==> flow/design.v <==
`timescale 1 ns / 1 ps
`default_nettype none
package bfp_pkg;
  function automatic logic [63:0] byte_reverse(input logic [63:0] din);
    for (int i = 0; i < 8; i++) begin
      byte_reverse[63-8*i-:8] = din[8*i+7-:8];
    end
  endfunction
endpackage
`timescale 1 ns / 1 ps
`default_nettype none
module fifo_srl #(
    parameter int ADDR_WIDTH = 4,
    parameter int DATA_WIDTH = 8
) (
    input logic clk,
    input logic rst,
    input logic  [DATA_WIDTH-1:0] din,
    input logic wr_en,
    output logic full,
    output logic [DATA_WIDTH-1:0] dout,
    output logic empty,
    input logic                   rd_en
);
  localparam int Depth = 2 ** ADDR_WIDTH;
  logic [DATA_WIDTH-1:0] srl   [Depth];
  logic [ADDR_WIDTH-1:0] addr;
  logic                  valid;
  assign full = &addr;
  always_ff @(posedge clk) begin
    if (wr_en && !full) begin
      srl[0] <= din;
      for (int i = 1; i < 16; i++) begin
        srl[i] <= srl[i-1];
      end
    end
  end
  assign dout = srl[addr];
  always_ff @(posedge clk) begin
    if (rst) begin
      addr <= '0;
    end else if (wr_en && ~rd_en && ~&addr && valid) begin
      addr <= addr + 1;
    end else if (rd_en && (&addr || (~wr_en && |addr))) begin
      addr <= addr - 1;
    end
  end
  always_ff @(posedge clk) begin
    if (rst) begin
      valid <= 1'b0;
    end else if (addr == '0 && wr_en) begin
      valid <= 1'b1;
    end else if (addr == '0 && ~wr_en && rd_en) begin
      valid <= 1'b0;
    end
  end
  assign empty = ~valid;
endmodule
`default_nettype wire
`timescale 1 ns / 1 ps
`default_nettype none
module bfp_comp_exp (
    input logic clk,
    input logic rst,
    input logic  [63:0] din_data,
    input logic din_valid,
    input logic din_sync,
    input logic din_last,
    output logic [63:0] dout_data,
    output logic [ 2:0] dout_state,
    output logic dout_valid,
    output logic dout_sync,
    output logic dout_last,
    input logic  [ 3:0] ud_iq_width
);
  function automatic logic [15:0] get_max2(input logic [15:0] din0, input logic [15:0] din1);
    logic [15:0] d0;
    logic [15:0] d1;
    d0 = din0[15] ? ~din0 : din0;
    d1 = din1[15] ? ~din1 : din1;
    get_max2 = d0 > d1 ? d0 : d1;
  endfunction
  function automatic logic [15:0] get_max4(input logic [15:0] din0, input logic [15:0] din1,
                                           input logic [15:0] din2, input logic [15:0] din3);
    logic [15:0] d0;
    logic [15:0] d1;
    d0 = get_max2(din0, din1);
    d1 = get_max2(din2, din3);
    get_max4 = d0 > d1 ? d0 : d1;
  endfunction
  function automatic logic [3:0] get_msb(input logic [15:0] din);
    get_msb = 0;
    for (int i = 1; i < 16; i++) begin
      if (din[i] ^ din[i-1]) get_msb = i;
    end
  endfunction
  function automatic logic [3:0] get_shift(input logic [3:0] msb, input logic [3:0] width);
    get_shift = width == 0 ? 0 : 15 - msb;
    get_shift = get_shift < 16 - width ? get_shift : 16 - width;
  endfunction
  function automatic logic [3:0] get_exp(input logic [3:0] msb, input logic [3:0] width);
    logic [4:0] temp;
    if (width == '0) begin
      temp = '0;
    end else begin
      temp = {1'b0, msb} - width + 1;
    end
    get_exp = temp[4] ? 0 : temp[3:0];
  endfunction
  function automatic logic [15:0] get_mask(input logic [3:0] w);
    logic [15:0] mask;
    case (w)
      0: mask = 16'h0000;
      1: mask = 16'h7FFF;
      2: mask = 16'h3FFF;
      3: mask = 16'h1FFF;
      4: mask = 16'h0FFF;
      5: mask = 16'h07FF;
      6: mask = 16'h03FF;
      7: mask = 16'h01FF;
      8: mask = 16'h00FF;
      9: mask = 16'h007F;
      10: mask = 16'h003F;
      11: mask = 16'h001F;
      12: mask = 16'h000F;
      13: mask = 16'h0007;
      14: mask = 16'h0003;
      default: mask = 16'h0001;
    endcase
    get_mask = mask;
  endfunction
  logic [15:0] data0  [4];
  logic [ 2:0] state0;
  generate
    for (genvar i = 0; i < 4; i++) begin : g_data0
      assign data0[i] = din_data[63-i*16-:16];
    end
  endgenerate
  always_ff @(posedge clk) begin
    if (rst || (din_valid && din_last)) begin
      state0 <= '0;
    end else if (din_valid) begin
      state0 <= state0 == 5 ? 0 : state0 + 1;
    end
  end
  logic [15:0] max1;
  logic [ 2:0] state1;
  logic        valid1;
  logic        last1;
  always_ff @(posedge clk) begin
    max1 <= get_max4(data0[0], data0[1], data0[2], data0[3]);
  end
  always_ff @(posedge clk) begin
    state1 <= state0;
    valid1 <= din_valid;
    last1  <= din_last;
  end
  logic [15:0] max2;
  logic [ 2:0] state2;
  logic [ 3:0] shift2;
  logic [ 3:0] exp2;
  logic        valid2;
  logic        last2;
  always_ff @(posedge clk) begin
    if (valid1) begin
      if (state1 == 0) begin
        max2 <= max1;
      end else begin
        max2 <= get_max2(max1, max2);
      end
    end
  end
  assign shift2 = get_shift(get_msb(max2), ud_iq_width);
  assign exp2   = get_exp(get_msb(max2), ud_iq_width);
  always_ff @(posedge clk) begin
    state2 <= state1;
    valid2 <= valid1;
    last2  <= last1;
  end
  logic [64:0] fifo3;
  logic [15:0] mask3;
  logic [15:0] data3  [4];
  logic [ 3:0] shift3;
  logic [ 3:0] exp3;
  logic [ 2:0] state3;
  logic        empty3;
  logic        valid3;
  logic        sync3;
  logic        last3;
  always_ff @(posedge clk) begin
    mask3 <= get_mask(ud_iq_width) >> 1;
  end
  generate
    for (genvar i = 0; i < 4; i++) begin : g_data3
      assign data3[i] = fifo3[63-i*16-:16];
    end
  endgenerate
  always_ff @(posedge clk) begin
    if (rst || (valid3 && last3)) begin
      state3 <= '0;
    end else if (~empty3 || valid3) begin
      state3 <= state3 == 5 ? 0 : state3 + 1;
    end
  end
  assign valid3 = ~empty3 || state3 > 0;
  always_ff @(posedge clk) begin
    if (rst) begin
      sync3 <= 1'b0;
    end else if (valid3 && last3) begin
      sync3 <= 1'b0;
    end else if (valid3) begin
      sync3 <= 1'b1;
    end
  end
  assign last3 = fifo3[64];
  logic [15:0] mask4;
  logic [15:0] data4  [4];
  logic [ 3:0] exp4;
  logic [ 2:0] state4;
  logic        valid4;
  logic        sync4;
  logic        last4;
  always_ff @(posedge clk) begin
    mask4 <= ~get_mask(ud_iq_width);
  end
  generate
    for (genvar i = 0; i < 4; i++) begin : g_data4
      always_ff @(posedge clk) begin
        data4[i] <= (data3[i] << shift3) | mask3;
      end
    end
  endgenerate
  always_ff @(posedge clk) begin
    exp4   <= exp3;
    state4 <= state3;
    valid4 <= valid3;
    sync4  <= sync3;
    last4  <= last3;
  end
  logic [63:0] data5_or;
  logic [63:0] data5_shift[4];
  logic [15:0] data5      [4];
  logic [ 6:0] shift5     [4];
  logic [ 3:0] exp5;
  logic [ 2:0] state5;
  logic        valid5;
  logic        sync5;
  logic        last5;
  generate
    for (genvar i = 0; i < 4; i++) begin : g_data5
      always_ff @(posedge clk) begin
        if (data4[i] == 16'h7FFF) begin
          data5[i] <= data4[i] & mask4;
        end else begin
          data5[i] <= (data4[i] + 1) & mask4;
        end
      end
      always_comb begin
        data5_shift[i] = {data5[i], 48'b0} >> shift5[i];
      end
    end
  endgenerate
  always_comb begin
    if (state5 == 0) begin
      data5_or = {4'b0, exp5, 56'b0};
    end else begin
      data5_or = 64'b0;
    end
    for (int i = 0; i < 4; i++) begin
      data5_or = data5_or | data5_shift[i];
    end
  end
  generate
    for (genvar i = 0; i < 4; i++) begin : g_shift5
      always_ff @(posedge clk) begin
        if (state4 == 0) begin
          shift5[i] <= i * ud_iq_width + 8;
        end else begin
          shift5[i] <= i * ud_iq_width;
        end
      end
    end
  endgenerate
  always_ff @(posedge clk) begin
    exp5   <= exp4;
    state5 <= state4;
    valid5 <= valid4;
    sync5  <= sync4;
    last5  <= last4;
  end
  always_ff @(posedge clk) begin
    dout_data  <= data5_or;
    dout_state <= state5;
    dout_sync  <= sync5;
    dout_valid <= valid5;
    dout_last  <= last5;
  end
  logic [7:0] exp_fifo_din;
  logic       exp_fifo_wr;
  logic [7:0] exp_fifo_dout;
  logic       exp_fifo_rd;
  assign exp_fifo_din = {shift2, exp2};
  assign exp_fifo_wr  = valid2 && (state2 == 5 || last2);
  assign exp_fifo_rd  = (state3 == 0);
  assign {shift3, exp3} = exp_fifo_dout;
  fifo_srl #(
      .DATA_WIDTH(8)
  ) i_exp_fifo (
      .clk  (clk),
      .rst  (rst),
      .din  (exp_fifo_din),
      .wr_en(exp_fifo_wr),
      .full (   ),
      .dout (exp_fifo_dout),
      .empty(empty3),
      .rd_en(exp_fifo_rd)
  );
  fifo_srl #(
      .DATA_WIDTH(65)
  ) i_data_fifo (
      .clk  (clk),
      .rst  (rst),
      .din  ({din_last, din_data}),
      .wr_en(din_valid),
      .full (   ),
      .dout (fifo3),
      .empty(   ),
      .rd_en(valid3)
  );
endmodule
`default_nettype wire
`timescale 1 ns / 1 ps
`default_nettype none
module bfp_comp_gearbox (
    input logic clk,
    input logic rst,
    input logic  [63:0] din_data,
    input logic  [ 2:0] din_state,
    input logic din_valid,
    input logic din_sync,
    input logic din_last,
    output logic [63:0] m_axis_tdata,
    output logic [ 7:0] m_axis_tkeep,
    output logic m_axis_tvalid,
    output logic m_axis_tlast,
    input logic [3:0] ud_iq_width
);
  logic [63:0] data_shift;
  logic [63:0] data_shift_f;
  logic [63:0] tdata;
  logic [63:0] tdata_f;
  logic [ 4:0] cnt;
  logic [ 4:0] cnt_next;
  logic [ 5:0] shift;
  logic        last_extend;
  assign {data_shift, data_shift_f} = {din_data, 64'b0} >> shift;
  always_ff @(posedge clk) begin
    if (rst) begin
      cnt <= '0;
    end else if (din_valid && din_last && cnt_next > 16) begin
      cnt <= cnt_next;
    end else if (din_valid && din_last) begin
      cnt <= '0;
    end else if (din_valid) begin
      cnt <= cnt_next;
    end else if (last_extend) begin
      cnt <= '0;
    end
  end
  always_comb begin
    if (din_state == 0) begin
      cnt_next = (cnt & 5'h0F) + 2 + ud_iq_width;
    end else begin
      cnt_next = (cnt & 5'h0F) + ud_iq_width;
    end
  end
  assign shift = {cnt[3:0], 2'b0};
  always_ff @(posedge clk) begin
    last_extend <= din_valid && din_last && (cnt_next > 16);
  end
  always_ff @(posedge clk) begin
    if (last_extend) begin
        tdata <= tdata_f | data_shift;
    end else if (din_valid) begin
      if (~din_sync) begin
        tdata <= data_shift;
      end else if (cnt[4]) begin
        tdata <= tdata_f | data_shift;
      end else begin
        tdata <= tdata | data_shift;
      end
    end
  end
  always_ff @(posedge clk) begin
    if (din_valid) begin
      tdata_f <= data_shift_f;
    end
  end
  assign m_axis_tdata  = bfp_pkg::byte_reverse(tdata);
  always_ff @(posedge clk) begin
    if (din_valid && din_last) begin
      m_axis_tvalid <= 1'b1;
    end else if (last_extend) begin
      m_axis_tvalid <= 1'b1;
    end else if (din_valid && cnt_next >= 16) begin
      m_axis_tvalid <= 1'b1;
    end else begin
      m_axis_tvalid <= 1'b0;
    end
  end
  always_ff @(posedge clk) begin
    if (din_valid && din_last && cnt_next <= 16) begin
      m_axis_tlast <= 1'b1;
    end else if (last_extend) begin
      m_axis_tlast <= 1'b1;
    end else if (din_valid) begin
      m_axis_tlast <= 1'b0;
    end
  end
  always_ff @(posedge clk) begin
    if (din_valid && din_last && cnt_next < 16) begin
      m_axis_tkeep <= 8'hFF >> (8 - shift / 8);
    end else if (last_extend) begin
      m_axis_tkeep <= 8'hFF >> (8 - shift / 8);
    end else if (din_valid) begin
      m_axis_tkeep <= 8'hFF;
    end
  end
endmodule
`default_nettype wire
`timescale 1 ns / 1 ps
`default_nettype none
module bfp_comp (
    input logic clk,
    input logic rst,
    input logic  [63:0] s_axis_tdata,
    input logic  [ 7:0] s_axis_tkeep,
    input logic s_axis_tvalid,
    input logic s_axis_tlast,
    input logic  [31:0] s_axis_tuser,
    output logic [63:0] m_axis_tdata,
    output logic [ 7:0] m_axis_tkeep,
    output logic m_axis_tvalid,
    output logic m_axis_tlast,
    output logic [31:0] m_axis_tuser,
    input logic  [ 3:0] ctrl_ud_comp_meth,
    input logic  [ 3:0] ctrl_ud_iq_width
);
  logic [63:0] s_axis_tdata_reversed;
  logic [63:0] data0;
  logic        valid0;
  logic        last0;
  logic [31:0] user0;
  logic        sync0;
  logic [ 3:0] ud_iq_width;
  logic [63:0] d0_data;
  logic [ 2:0] d0_state;
  logic        d0_valid;
  logic        d0_sync;
  logic        d0_last;
  logic [31:0] fifo_din;
  logic        fifo_wr;
  logic [31:0] fifo_dout;
  logic        fifo_rd;
  assign s_axis_tdata_reversed = bfp_pkg::byte_reverse(s_axis_tdata);
  always_ff @(posedge clk) begin
    data0  <= s_axis_tdata_reversed;
    valid0 <= s_axis_tvalid;
    last0  <= s_axis_tlast;
    user0  <= s_axis_tuser;
  end
  always_ff @(posedge clk) begin
    if (rst || (valid0 && last0)) begin
      sync0 <= 1'b0;
    end else if (valid0) begin
      sync0 <= 1'b1;
    end
  end
  assign fifo_din = user0;
  assign fifo_wr  = valid0 && ~sync0;
  assign fifo_rd  = d0_valid & ~d0_sync;
  always_ff @(posedge clk) begin
    if (fifo_rd) begin
      m_axis_tuser <= fifo_dout;
    end
  end
  always_ff @(posedge clk) begin
    if (ctrl_ud_comp_meth == 1) begin
      ud_iq_width <= ctrl_ud_iq_width;
    end else begin
      ud_iq_width <= '0;
    end
  end
  bfp_comp_exp i_exp (
      .clk        (clk),
      .rst        (rst),
      .din_data   (data0),
      .din_valid  (valid0),
      .din_sync   (sync0),
      .din_last   (last0),
      .dout_data  (d0_data),
      .dout_state (d0_state),
      .dout_valid (d0_valid),
      .dout_sync  (d0_sync),
      .dout_last  (d0_last),
      .ud_iq_width(ud_iq_width)
  );
  bfp_comp_gearbox i_gearbox (
      .clk          (clk),
      .rst          (rst),
      .din_data     (d0_data),
      .din_state    (d0_state),
      .din_valid    (d0_valid),
      .din_sync     (d0_sync),
      .din_last     (d0_last),
      .m_axis_tdata (m_axis_tdata),
      .m_axis_tkeep (m_axis_tkeep),
      .m_axis_tvalid(m_axis_tvalid),
      .m_axis_tlast (m_axis_tlast),
      .ud_iq_width  (ud_iq_width)
  );
  fifo_srl #(
      .DATA_WIDTH(32)
  ) i_user_fifo (
      .clk  (clk),
      .rst  (rst),
      .din  (fifo_din),
      .wr_en(fifo_wr),
      .full (   ),
      .dout (fifo_dout),
      .empty(   ),
      .rd_en(fifo_rd)
  );
endmodule
`default_nettype wire
==> From RTL to reports: bfp_comp <==
The steps from the RTL of bfp_comp to its reports follow in flow order.
Line numbers count from 1 in the design file above.
Cell names lack the library's common part.
{ "setup": {"top_module": "bfp_comp", "clock_port": "clk", "library": "sky130hd", "pvt_corner": "tt_025C_1v80"} }

==> After elaboration <==
Counts by Yosys on the flattened word-level netlist (proc, flatten, opt, wreduce). Print and check cells are left out. Cells with the same type and inputs are merged into one.
Yosys's memory passes give these memory sizes; they may raise the number of words (mostly to a power of two), join words into wider ones and drop unused or constant bits.
{ "word_totals": {"regBits": 2297, "mem_bits_ro": 480, "clocked_rd_ports_x_width": 30, "n_memories": 2, "word_cells": 403} }
{ "op_classes": {"add_sub_neg": 23, "mul": 1, "compare": 10, "eq_ne": 53, "n_shift": 10, "muxes": 69, "logic": 49, "n_reduce_logical": 75} }
{ "memory_table": {"columns": ["memory", "size", "width", "rd", "wr", "line", "text"], "rows": [
  ["(no name shown)", 16, 15, 1, 0, 112, "case (w)"],
  ["(no name shown)", 16, 15, 1, 0, 112, null]
]} }
{ "op_table": {"columns": ["op", "count"], "rows": [
  ["case mux 65 bit (select 16 bit)", 1],
  ["case mux 32 bit (select 16 bit)", 1],
  ["bitwise OR 64 bit", 5],
  ["two-way mux 64 bit", 4],
  ["two-way mux 16 bit", 15],
  [">> shifter 128 x 6 -> 128 bit", 1],
  ["bitwise AND 16 bit", 8],
  [">> shifter 64 x 7 -> 64 bit", 2],
  ["case mux 8 bit (select 16 bit)", 1],
  ["NOT 16 bit", 7],
  ["== test 4 bit (second input constant)", 24],
  ["two-way mux 4 bit", 19],
  ["adder 16 x 1 -> 16 bit (second input constant)", 4],
  ["== test 16 x 15 -> 1 bit (second input constant)", 4],
  ["bitwise OR 16 x 15 -> 16 bit", 4],
  ["> comparator 16 bit", 4],
  ["left shift 16 x 4 -> 16 bit", 4],
  ["bitwise OR 60 x 64 -> 64 bit", 1],
  [">> shifter 64 x 5 -> 64 bit", 1],
  [">> shifter 64 x 6 -> 64 bit", 1],
  ["two-way mux 60 bit", 1],
  ["== test 4 x 3 -> 1 bit (second input constant)", 12],
  ["logical AND 1 bit", 36],
  ["two-way mux 5 bit", 7],
  ["< comparator 4 x 32 -> 1 bit", 1],
  [">> shifter 8 x 32 -> 8 bit (first input constant)", 1],
  ["== test 4 x 2 -> 1 bit (second input constant)", 6],
  ["two-way mux 8 bit", 3]
]} }
Not listed: further kinds 39, cells in them 112.

==> Depth <==
Depth = most cells in a row (Yosys ltp): at word level without a register or memory, in the mapped netlist without a sequential cell, where the memories' decode and read muxes count.
{ "logic_depth": {"word_depth": 20, "ABC_AREA": 1, "ltp_mapped": 28, "mapped_depth_nobuf": 25} }

==> Netlist <==
The flow's flattened synthesis, as Yosys stat reports it; memories are mapped. The netlist is that of the ABC_AREA named above (0 if unset); the other value can give another one.
{ "mapped": {"cells": 8232, "area_mm2": 0.0931944, "seq_area_mm2": 0.0645319, "ff_cells": 2294, "n_buf": 379} }
{ "types": {"columns": ["cell_type", "count", "type_area_um2"], "rows": [
  ["edfxtp_1", 1859, 5.58E+04],
  ["nand2_1", 2343, 8.79E+03],
  ["dfxtp_1", 435, 8.71E+03],
  ["nand3_1", 589, 2.95E+03],
  ["o21ai_0", 473, 2367.27],
  ["nor2_1", 439, 1647.83],
  ["inv_1", 419, 1.57E+03],
  ["ha_1", 113, 1.41E+03],
  ["nand4_1", 205, 1282.48],
  ["clkbuf_1", 271, 1.02E+03],
  ["a22o_1", 106, 928.39],
  ["a221oi_1", 104, 910.874],
  ["a21oi_1", 156, 780.749],
  ["xnor2_1", 59, 516.746],
  ["a22oi_1", 58, 435.418],
  ["nor3_1", 85, 425.408],
  ["a211oi_1", 44, 330.317],
  ["xor2_1", 33, 289.027]
]} }
Other cell types: 53; their cells: 441.

==> Path before layout <==
Path of least setup slack by OpenSTA after synthesis, without wires, with an ideal clock, recovery checks aside; 20% of the period is set as input and as output delay. Where synthesis merged equal registers, the netlist keeps one of their names.
{ "synth_timing": {"path_kind": "reg-to-reg", "start": "reg i_exp.i_data_fifo.addr[1]", "end": "reg i_exp.i_data_fifo.addr[3]", "tclk_ps": 8138, "t_first_pin_ps": 0, "t_arrival_ps": 23281, "required_time_ps": 8064, "slack_ps": -15217, "path_delay_ps": 23355, "driving_pins": 9, "n_path_buf": 0, "period_less_setup_slack_ps": 23355} }
"path_delay_ps" = arrival - input delay + setup time.
"driving_pins" counts driving pins, that of a launching flip-flop among them; a cell with two outputs on the path counts twice.
"period_less_setup_slack_ps" = period - worst setup slack (recovery checks aside). The figure is calculated, with input and output delays left at 20% of the set period.
The rows between start and end are the longest chain of elaborated cells between them; the timing report does not say that the signal goes this way. Where chains are equally long, one stands for them.
Each line given opens the expression or statement behind the cell; cells for indexed reads and writes are added by Yosys, which also makes memories of some case tables.
A register here has more assigning lines than the two given.
{ "synth_between": {"cell_sequence": "dfxtp_1 ha_1 nand3_1 nand2_1 inv_1 nor3_1 a31oi_1 o21ai_0 a21oi_1", "elab_chain_len": 6} }
{ "synth_rtl": {"columns": ["item", "line", "text"], "rows": [
  ["start, declared", 27, "logic [ADDR_WIDTH-1:0] addr;"],
  ["start, assigned", 43, "addr <= addr + 1;"],
  ["start, assigned", 45, "addr <= addr - 1;"],
  ["OR reduction 4 bit", 44, "end else if (rd_en && (&addr || (~wr_en && |addr))) begin"],
  ["logical AND 1 bit", 44, null],
  ["logical OR 1 bit", 44, null],
  ["logical AND 1 bit", 44, null],
  ["two-way mux 4 bit", 44, null],
  ["two-way mux 4 bit", 42, "end else if (wr_en && ~rd_en && ~&addr && valid) begin"],
  ["end, assigned", 43, null],
  ["end, assigned", 45, null],
  ["end, declared", 27, null]
]} }

==> Timing after layout <==
From the final timing report of stored run 1: the path of least setup slack in the routed layout; clock arrival at registers is part of the times.
The report prints the path's times to 10 ps; the period is as set.
{ "layout_timing": {"path_kind": "reg-to-reg", "start": "reg data0[15]", "end": "reg i_exp.max1[8]", "tclk_ps": 7740, "t_first_pin_ps": 830, "t_arrival_ps": 6320, "required_time_ps": 8520, "slack_ps": 2210, "driving_pins": 22, "n_path_buf": 0} }
The rows between start and end are the longest chain of elaborated cells between them; the timing report does not say that the signal goes this way. Where chains are equally long, one stands for them.
{ "layout_between": {"cell_sequence": "dfxtp_1 xnor2_1 ha_1 a21oi_1 nor2_1 a211oi_1 nor2_1 nor2_1 nand3_1 nand2_1 or2_2 nand2_1 ha_1 inv_1 nor3_1 nand4_1 o21bai_1 nand3_1 o21ai_1 inv_1 nand3_1 nand2_1", "elab_chain_len": 6} }
{ "layout_rtl": {"columns": ["item", "line", "text"], "rows": [
  ["start, declared", 450, "logic [63:0] data0;"],
  ["start, assigned", 467, "data0  <= s_axis_tdata_reversed;"],
  ["NOT 16 bit", 80, "d1 = din1[15] ? ~din1 : din1;"],
  ["two-way mux 16 bit", 80, null],
  ["> comparator 16 bit", 81, "get_max2 = d0 > d1 ? d0 : d1;"],
  ["two-way mux 16 bit", 81, null],
  ["> comparator 16 bit", 89, "get_max4 = d0 > d1 ? d0 : d1;"],
  ["two-way mux 16 bit", 89, null],
  ["end, assigned", 151, "max1 <= get_max4(data0[0], data0[1], data0[2], data0[3]);"],
  ["end, declared", 146, "logic [15:0] max1;"]
]} }

Ticket comment

Design bfp_comp on sky130hd. What follows are 5 stored runs of the flow, each under its own settings; their order means nothing. The constraints put input and output delay at 20% of the set period each and load the outputs with 0.01 pF.
"period_reached_ps" is the run's clock period less its worst setup slack. It is reckoned from that one timing run; input and output delays stay at 20% of the period that was set.
"critical_path_time_ps": the worst setup path's part of the clock period (all of it between registers, 20% less for each end at a port) less its slack. A launch clock that arrives late makes it longer, a capture clock that arrives late makes it shorter.
"fin_power_uw" rests on the timing tool's default activity at the inputs, not on a simulated workload.
"critical_path_time_ps" is known to 10 ps.
[
  {
    "run": "stored run 1",
    "settings": { "ABC_AREA": 1, "CORE_MARGIN": 5, "CORE_UTILIZATION": 32, "MAX_ROUTING_LAYER": "met5", "PLACE_DENSITY": 0.6, "period_ns": 7.74, "CAP_MARGIN": 20, "SLEW_MARGIN": 20 },
    "results": { "fin_util_pct": 37.0, "layout_stdcell_area_mm2": 0.107643, "period_reached_ps": 5534, "final_hold_ws_ps": 315, "post_synth_area_mm2": 0.0931944, "critical_path_time_ps": 5530, "critical_path_kind": "reg-to-reg", "fin_tns_ps": 0, "fin_power_uw": 39871, "setup_worst_slack_ps": 2206, "total_die_area_mm2": 0.302126 }
  },
  {
    "run": "stored run 2",
    "settings": { "ABC_AREA": 1, "CELL_PAD_IN_SITES_DETAIL_PLACEMENT": 0, "CORE_ASPECT_RATIO": 1.88, "CORE_MARGIN": 5, "CORE_UTILIZATION": 32, "CTS_CLUSTER_DIAMETER": 230, "CTS_CLUSTER_SIZE": 81, "GPL_ROUTABILITY_DRIVEN": 0, "HOLD_SLACK_MARGIN": -0.03, "MAX_ROUTING_LAYER": "met5", "MIN_ROUTING_LAYER": "met1", "PLACE_DENSITY_LB_ADDON": 0.22, "SETUP_SLACK_MARGIN": 0.95, "SLEW_MARGIN": 40, "period_ns": 7.74, "CAP_MARGIN": 20 },
    "results": { "critical_path_time_ps": 5360, "critical_path_kind": "reg-to-reg", "fin_tns_ps": 0, "layout_stdcell_area_mm2": 0.101341, "final_hold_ws_ps": 346, "fin_power_uw": 32939, "fin_util_pct": 35.0, "period_reached_ps": 5365, "post_synth_area_mm2": 0.0931944, "setup_worst_slack_ps": 2375, "total_die_area_mm2": 0.302667 }
  },
  {
    "run": "stored run 3",
    "settings": { "ABC_AREA": 1, "CAP_MARGIN": 40, "CELL_PAD_IN_SITES_GLOBAL_PLACEMENT": 1, "CORE_ASPECT_RATIO": 1.21, "CORE_MARGIN": 9, "CORE_UTILIZATION": 22, "CTS_CLUSTER_DIAMETER": 155, "GPL_TIMING_DRIVEN": 0, "HOLD_SLACK_MARGIN": 0.3, "MAX_ROUTING_LAYER": "met4", "MIN_ROUTING_LAYER": "met2", "SETUP_SLACK_MARGIN": -0.55, "SLEW_MARGIN": 15, "period_ns": 8.138 },
    "results": { "fin_tns_ps": 0, "total_die_area_mm2": 0.447472, "critical_path_time_ps": 6850, "critical_path_kind": "reg-to-reg", "layout_stdcell_area_mm2": 0.114027, "setup_worst_slack_ps": 1284, "post_synth_area_mm2": 0.0931944, "final_hold_ws_ps": 316, "fin_util_pct": 27.1, "period_reached_ps": 6854, "fin_power_uw": 43466 }
  },
  {
    "run": "stored run 4",
    "settings": { "period_ns": 5.07, "CAP_MARGIN": 20, "CORE_MARGIN": 2, "CORE_UTILIZATION": 40, "SLEW_MARGIN": 20 },
    "results": { "layout_stdcell_area_mm2": 0.107589, "setup_worst_slack_ps": 356, "post_synth_area_mm2": 0.0936748, "fin_power_uw": 54998, "fin_util_pct": 46.2, "total_die_area_mm2": 0.238076, "final_hold_ws_ps": 326, "period_reached_ps": 4714, "fin_tns_ps": 0, "critical_path_time_ps": 4710, "critical_path_kind": "reg-to-reg" }
  },
  {
    "run": "stored run 5",
    "settings": { "period_ns": 8.138, "CAP_MARGIN": 20, "CORE_MARGIN": 2, "CORE_UTILIZATION": 40, "SLEW_MARGIN": 20 },
    "results": { "critical_path_time_ps": 5940, "critical_path_kind": "reg-to-reg", "fin_util_pct": 45.8, "post_synth_area_mm2": 0.0936748, "fin_power_uw": 33626, "fin_tns_ps": 0, "setup_worst_slack_ps": 2199, "final_hold_ws_ps": 326, "total_die_area_mm2": 0.238076, "layout_stdcell_area_mm2": 0.106624, "period_reached_ps": 5939 }
  }
]
